==> flow/design.v <==
module mult32x32_fast_arith (
    input logic clk,              
    input logic reset,            
    input logic [31:0] a,         
    input logic [31:0] b,         
    input logic [1:0] a_sel,      
    input logic b_sel,            
    input logic [2:0] shift_sel,  
    input logic upd_prod,         
    input logic clr_prod,         
    output logic a_msb_is_0,      
    output logic b_msw_is_0,      
    output logic [63:0] product   
);
    logic [7:0] a_out;
    logic [15:0] b_out;
    logic [24:0] multi_out;
    logic [63:0] shift_out;
    logic [63:0] adder_out;
    logic [63:0] ff_out;
    assign a_msb_is_0 = ~|a[31:24];  
    assign b_msw_is_0 = ~|b[31:16];  
    always_comb begin
        case (a_sel)
            2'd0: a_out = a[7:0];
            2'd1: a_out = a[15:8];
            2'd2: a_out = a[23:16];
            2'd3: a_out = a[31:24];
            default: a_out = 8'd0;
        endcase
    end
    always_comb begin
        case (b_sel)
            1'b0: b_out = b[15:0];
            1'b1: b_out = b[31:16];
            default: b_out = 16'd0;
        endcase
    end
    always_comb begin
        multi_out = b_out * a_out;
    end
    always_comb begin
        case (shift_sel)
            3'd0: shift_out = multi_out << 0;
            3'd1: shift_out = multi_out << 8;
            3'd2: shift_out = multi_out << 16;
            3'd3: shift_out = multi_out << 24;
            3'd4: shift_out = multi_out << 32;
            3'd5: shift_out = multi_out << 40;
            default: shift_out = 64'd0;
        endcase
    end
    always_comb begin
        adder_out = shift_out + ff_out;
    end
    always_ff @(posedge clk or posedge reset) begin
        if (reset) begin
            ff_out <= '0;
        end else begin
            if (clr_prod) begin
                ff_out <= '0;
            end else if (upd_prod) begin
                ff_out <= adder_out;
            end 
        end 
    end
   assign product = ff_out;
endmodule
module mult32x32_fast_fsm (
    input logic clk,               
    input logic reset,             
    input logic start,             
    input logic a_msb_is_0,        
    input logic b_msw_is_0,        
    output logic busy,             
    output logic [1:0] a_sel,      
    output logic b_sel,            
    output logic [2:0] shift_sel,  
    output logic upd_prod,         
    output logic clr_prod          
);
    typedef enum {
        idle_st,
        a0_b0_st,
        a1_b0_st,
        a2_b0_st,
        a3_b0_st,
        a0_b1_st,
        a1_b1_st,
        a2_b1_st,
        a3_b1_st
      } sm_type;
    sm_type current_state;
    sm_type next_state;
    always_ff @(posedge clk, posedge reset) begin
        if (reset == 1'b1) begin
            current_state <= idle_st;
        end
        else begin
            current_state <= next_state;
        end
    end
    always_comb begin
        next_state = current_state;
        busy = 1'b1;
        a_sel = 2'b00;
        b_sel = 1'b0;
        shift_sel = 3'b000;  
        upd_prod = 1'b1;
        clr_prod = 1'b0;
        case (current_state)
            idle_st: begin
                busy = 1'b0;
                if (start == 1'b1) begin
                    next_state = a0_b0_st;
                    upd_prod = 1'b0;
                    clr_prod = 1'b1;
                end
                else begin
                    upd_prod = 1'b0;
                    clr_prod = 1'b0;
                end
            end
            a0_b0_st: begin
                next_state = a1_b0_st;
                shift_sel = 3'b000;  
            end
            a1_b0_st: begin
                next_state = a2_b0_st;
                a_sel = 2'b01;
                shift_sel = 3'b001;  
            end
            a2_b0_st: begin
                a_sel = 2'b10;
                shift_sel = 3'b010;  
                if (a_msb_is_0 == 1'b1) begin
                    if (b_msw_is_0 == 1'b1) begin
                        next_state = idle_st;
                    end
                    else begin
                        next_state = a0_b1_st;
                    end
                end
                else begin
                    next_state = a3_b0_st;
                end
            end
            a3_b0_st: begin
                a_sel = 2'b11;
                shift_sel = 3'b011;  
                if (b_msw_is_0 == 1'b1) begin
                    next_state = idle_st;
                end
                else begin
                    next_state = a0_b1_st;
                end
            end
            a0_b1_st: begin
                next_state = a1_b1_st;
                a_sel = 2'b00;
                b_sel = 1'b1;
                shift_sel = 3'b010;  
            end
            a1_b1_st: begin
                next_state = a2_b1_st;
                a_sel = 2'b01;
                b_sel = 1'b1;
                shift_sel = 3'b011;  
            end
            a2_b1_st: begin
                a_sel = 2'b10;
                b_sel = 1'b1;
                shift_sel = 3'b100;  
                if (a_msb_is_0 == 1'b1) begin
                    next_state = idle_st;
                end
                else begin
                    next_state = a3_b1_st;
                end
            end
            a3_b1_st: begin
                a_sel = 2'b11;
                b_sel = 1'b1;
                shift_sel = 3'b101;  
                busy = 1'b1;
                if (start == 0) begin
                    next_state = idle_st;
                end
                else begin
                    next_state = a0_b0_st;
                    upd_prod = 1'b0;
                    clr_prod = 1'b1;
                end
            end
        endcase
    end
endmodule
module mult32x32_fast (
    input logic clk,             
    input logic reset,           
    input logic start,           
    input logic [31:0] a,        
    input logic [31:0] b,        
    output logic busy,           
    output logic [63:0] product  
);
    logic [1:0] a_sel;
    logic b_sel;
    logic [2:0] shift_sel;
    logic upd_prod;
    logic clr_prod;
    logic a_msb_is_0;
    logic b_msw_is_0;
    mult32x32_fast_fsm f_fsm_m(
        .clk(clk),
        .reset(reset),
        .start(start),
        .busy(busy),
        .a_sel(a_sel),
        .b_sel(b_sel),
        .shift_sel(shift_sel),
        .upd_prod(upd_prod),
        .clr_prod(clr_prod),
        .a_msb_is_0(a_msb_is_0),
        .b_msw_is_0(b_msw_is_0)
    );
    mult32x32_fast_arith f_arith_m(
        .clk(clk),
        .reset(reset),
        .a(a),
        .b(b),
        .a_sel(a_sel),
        .b_sel(b_sel),
        .shift_sel(shift_sel),
        .upd_prod(upd_prod),
        .clr_prod(clr_prod),
        .a_msb_is_0(a_msb_is_0),
        .b_msw_is_0(b_msw_is_0),
        .product(product)
    );
endmodule
-- Tool chain data of mult32x32_fast
Tool output for the design above, in the order of the flow.
Line numbers count from 1 in the design file above.
Operators carry their Yosys type and port widths (W data, S select, Z words).
Library cell names are shortened.
A cell with -- has no value.
- top: mult32x32_fast
- clock port: clk
- library: sky130hd
- timing corner: tt_025C_1v80

-- Word-level counts
Yosys after proc, flatten, opt, wreduce and memory -nomap, before mapping. Memory bits, and registers merged into a memory's read port (data or address), are not among the register bits. Print and check cells are not counted.
- bitwise operators: 1
- noted multiply operators: 1
- add/sub/neg operators: 1
- mux-type cells: 19
- eq/ne operators: 17
- reductions and logical operators at 15
- operators with widths (operator ; number):
    $pmux W64 S6 ; 1
    $pmux W32 S9 ; 1
    $mul A16 B8 Y24 ; 1
    $eq A32 B3 Y1 const B ; 4
    $mux W64 ; 2
    $eq A32 B2 Y1 const B ; 2
    $add A64 B64 Y64 ; 1
    $mux W32 ; 2
    $eq A32 B1 Y1 const B ; 1
    $eq A32 B4 Y1 const B ; 1
    $logic_not A32 Y1 ; 1
    $pmux W16 S2 ; 1
    $pmux W8 S4 ; 1
    $reduce_or A16 Y1 ; 1
    $pmux W3 S5 ; 1
    $reduce_or A2 Y1 ; 6
    $reduce_bool A9 Y1 ; 1
    $reduce_or A8 Y1 ; 1
    $eq A3 B2 Y1 const B ; 2
    $eq A3 B3 Y1 const B ; 2
    $pmux W2 S3 ; 1
    $mux W1 ; 6
    $eq A2 B2 Y1 const B ; 2
    $reduce_or A4 Y1 ; 1
    $mux W4 ; 1
    $eq A3 B1 Y1 const B ; 1
    $logic_not A3 Y1 ; 1
    $mux W3 ; 1
Other operator kinds: 7; their cells: 7.
- flip-flop bits (word level) at 96
- elaborated cells at 56
- input port bits at 67

-- Logic depth
Yosys ltp: most cells in a row. Word level: on the elaborated netlist, between registers, memories and ports. Mapped: between sequential cells and ports; inverters and the memories' decode and read muxes count.
- noted depth after elaboration: 10
- noted ABC_AREA: 0
- gate-level depth with buffers: 39
- noted mapped depth without buffers: 35

-- Synthesis result
Source: synth_stat.txt of the flow (Yosys; design flattened, memories mapped). It holds for the ABC_AREA given above (unset counts as 0); a run with the other value may have another netlist.
Totals and module areas in this step are rounded.
- cell types (cell ; number):
    dfrtp_1 ; 72
    fa_1 ; 85
    ha_1 ; 107
    nor2_1 ; 195
    nand2_1 ; 143
    a21oi_1 ; 99
    inv_1 ; 121
    a22o_1 ; 48
    xnor2_1 ; 41
    xor2_1 ; 37
    o21ai_0 ; 58
    a21o_1 ; 37
    mux2i_1 ; 20
    clkbuf_1 ; 41
    or2_2 ; 20
    o21bai_1 ; 16
    o22ai_1 ; 18
    nand3_1 ; 22
Not listed: further types 62, cells in them 241.
- mapped flip-flops at 73
- mapped cells at 1421
- noted mapped area: 11400 um2
- buffer cells at 60
- sequential part of the area at 1830 um2
By module: a second synthesis without flattening, with its own total; a netlist apart from the flattened one above.
- cells (unflattened synthesis): 1499
- area (unflattened synthesis) at 11700 um2
Rows give one instance, submodules left out.
- by module (module ; sequential area (um2) ; instances ; cells ; area (um2)):
    mult32x32_fast_arith ; 1600 ; 1 ; 1471 ; 11400
    mult32x32_fast_fsm ; 226 ; 1 ; 28 ; 340
    mult32x32_fast ; 0.0 ; 1 ; 0 ; 0.0

-- Worst setup path after synthesis
Path of least setup slack by OpenSTA after synthesis, without wires, with an ideal clock, recovery checks aside; 20% of the period is set as input and as output delay. Where synthesis merged equal registers, the netlist keeps one of their names.
- path type: input to register
- start point: input a[23]
- end point: register f_arith_m.ff_out[61]
- arrival at 9.271 ns
- setup slack: 0.108 ns
- noted data required time: 9.379 ns
- period at 9.5 ns
- setup time at 0.121 ns
- external input delay at 1.900 ns
- stages on the path: 33
- noted delay of the path: 7.492 ns
- noted synthesis period reached: 9.392 ns
"delay of the path" = arrival - input delay + setup time.
"stages on the path" counts driving pins, that of a launching flip-flop among them; a cell with two outputs on the path counts twice.
"synthesis period reached" = period - worst setup slack (recovery checks aside). The figure is calculated, with input and output delays left at 20% of the set period.
The rows between start and end are the longest chain of elaborated cells between them; the timing report does not say that the signal goes this way. Where chains are equally long, one stands for them.
Each line given opens the expression or statement behind the cell; cells for indexed reads and writes are added by Yosys, which also makes memories of some case tables.
A register here has more assigning lines than the two given.
- cells stage by stage: nand2_1 nand2_1 o21ai_1 clkbuf_1 nor2_1 fa_1 fa_1 fa_1 inv_1 fa_1 inv_1 ha_1 a21oi_1 o21ai_1 a221oi_1 o31ai_1 a21oi_1 or4_1 o211a_1 nand2_1 o211ai_1 and3_1 ha_1 nand2_1 or4_4 o21bai_1 o22ai_2 o31ai_1 nand2_2 a31oi_4 o41ai_2 xor2_1 a22o_1
- length of the longest elaborated chain at 6
- noted elaborated cells on any way between the ends: 6
- RTL lines with such cells: 6
- RTL lines, path post-synthesis (element ; RTL line ; RTL):
    start, declared ; 202 ; input logic [31:0] a,
    $pmux W8 S4 ; 24 ; case (a_sel)
    $mul A16 B8 Y24 ; 40 ; multi_out = b_out * a_out;
    $pmux W64 S6 ; 43 ; case (shift_sel)
    $add A64 B64 Y64 ; 54 ; adder_out = shift_out + ff_out;
    $mux W64 ; 62 ; end else if (upd_prod) begin
    $mux W64 ; 60 ; if (clr_prod) begin
    end, assigned ; 61 ; ff_out <= '0;
    end, assigned ; 63 ; ff_out <= adder_out;
    end, declared ; 20 ; logic [63:0] ff_out;

-- Timing after layout
From the final timing report of flow run A: the path of least setup slack in the routed layout; clock arrival at registers is part of the times.
- path type: input to register
- start point: input a[26]
- end point: register f_arith_m.ff_out[59]
- setup time at 0.11 ns
- noted data required time: 9.89 ns
- period at 9.64 ns
- setup slack: 0.57 ns
- arrival at 9.33 ns
- external input delay at 1.93 ns
- stages on the path: 36
The rows between start and end are the longest chain of elaborated cells between them; the timing report does not say that the signal goes this way. Where chains are equally long, one stands for them.
A register here has more assigning lines than the two given.
- cells stage by stage: clkdlybuf4s15_2 nand2_4 nand2_4 o21ai_4 buf_8 nor2_4 fa_2 fa_2 fa_1 inv_2 fa_1 inv_2 ha_4 nand4_1 nor3b_4 a221oi_4 o31ai_4 a21oi_2 buf_4 or4_4 o211a_4 nand2_2 o211ai_1 and3_4 ha_4 nand2_2 or4_4 o21bai_4 o22ai_4 buf_6 o21ai_1 and3_1 or2_4 o21ai_2 xor2_1 a22o_1
- length of the longest elaborated chain at 6
- noted elaborated cells on any way between the ends: 6
- RTL lines with such cells: 6
- RTL lines, path post-layout (element ; RTL line ; RTL):
    start, declared ; 202 ; input logic [31:0] a,
    $pmux W8 S4 ; 24 ; case (a_sel)
    $mul A16 B8 Y24 ; 40 ; multi_out = b_out * a_out;
    $pmux W64 S6 ; 43 ; case (shift_sel)
    $add A64 B64 Y64 ; 54 ; adder_out = shift_out + ff_out;
    $mux W64 ; 62 ; end else if (upd_prod) begin
    $mux W64 ; 60 ; if (clr_prod) begin
    end, assigned ; 61 ; ff_out <= '0;
    end, assigned ; 63 ; ff_out <= adder_out;
    end, declared ; 20 ; logic [63:0] ff_out;

Subject: mult32x32_fast on sky130hd, stored results

Hello all,

Top module mult32x32_fast; platform sky130hd; tools Yosys and OpenROAD; 4 stored runs in no particular order. Input and output delays are each 20% of the period that was set; the output load is 0.01 pF.
"period achieved" = clock period - worst setup slack. The figure is calculated, with input and output delays left at 20% of the set period.
Results are given in rounded form.

Flow run A
Settings were CORE_MARGIN = 8; CORE_UTILIZATION = 26; CTS_CLUSTER_DIAMETER = 242; CTS_CLUSTER_SIZE = 92; GPL_TIMING_DRIVEN = 1; HOLD_SLACK_MARGIN = -0.07; PLACE_DENSITY_LB_ADDON = 0.08; SETUP_SLACK_MARGIN = 2.33; TNS_END_PERCENT = 45; period_ns = 9.64; CAP_MARGIN = 20; SLEW_MARGIN = 20
- period achieved at 9.074 ns
- worst setup slack after layout at 0.566 ns
- noted the post-layout utilization: 41.2 %
- mapped cell area after synthesis at 11400 um2
- standard-cell area after layout: 17800 um2
- die outline area: 50900 um2
- worst hold slack in the final report: 0.352 ns

Flow run B
Settings were CELL_PAD_IN_SITES_GLOBAL_PLACEMENT = 3; CORE_UTILIZATION = 61; CTS_CLUSTER_DIAMETER = 341; GPL_ROUTABILITY_DRIVEN = 1; PLACE_DENSITY_LB_ADDON = 0.07; SETUP_SLACK_MARGIN = 2.19; SLEW_MARGIN = 15; TNS_END_PERCENT = 85; period_ns = 14.5; CAP_MARGIN = 20; CORE_MARGIN = 2
- not finished: placement ended with error FLW-0024

Flow run C
Settings were CORE_UTILIZATION = 17; CTS_CLUSTER_DIAMETER = 191; PLACE_DENSITY = 0.6; SLEW_MARGIN = 35; period_ns = 7.04; CAP_MARGIN = 20; CORE_MARGIN = 2
- period achieved at 8.574 ns
- worst setup slack after layout at -1.53 ns
- mapped cell area after synthesis at 11400 um2
- worst hold slack in the final report: 0.361 ns
- noted the post-layout utilization: 30.2 %
- standard-cell area after layout: 20200 um2
- die outline area: 69200 um2

Flow run D
Settings were ABC_AREA = 1; CAP_MARGIN = 15; CELL_PAD_IN_SITES_DETAIL_PLACEMENT = 2; CORE_ASPECT_RATIO = 0.89; CORE_UTILIZATION = 44; CTS_CLUSTER_DIAMETER = 210; GPL_ROUTABILITY_DRIVEN = 0; GPL_TIMING_DRIVEN = 1; HOLD_SLACK_MARGIN = -0.05; MAX_ROUTING_LAYER = met4; MIN_ROUTING_LAYER = met2; PLACE_DENSITY_LB_ADDON = 0.23; SLEW_MARGIN = 0; TNS_END_PERCENT = 50; period_ns = 11.7; CORE_MARGIN = 2
- not finished: placement ended with error DPL-0033

Thanks
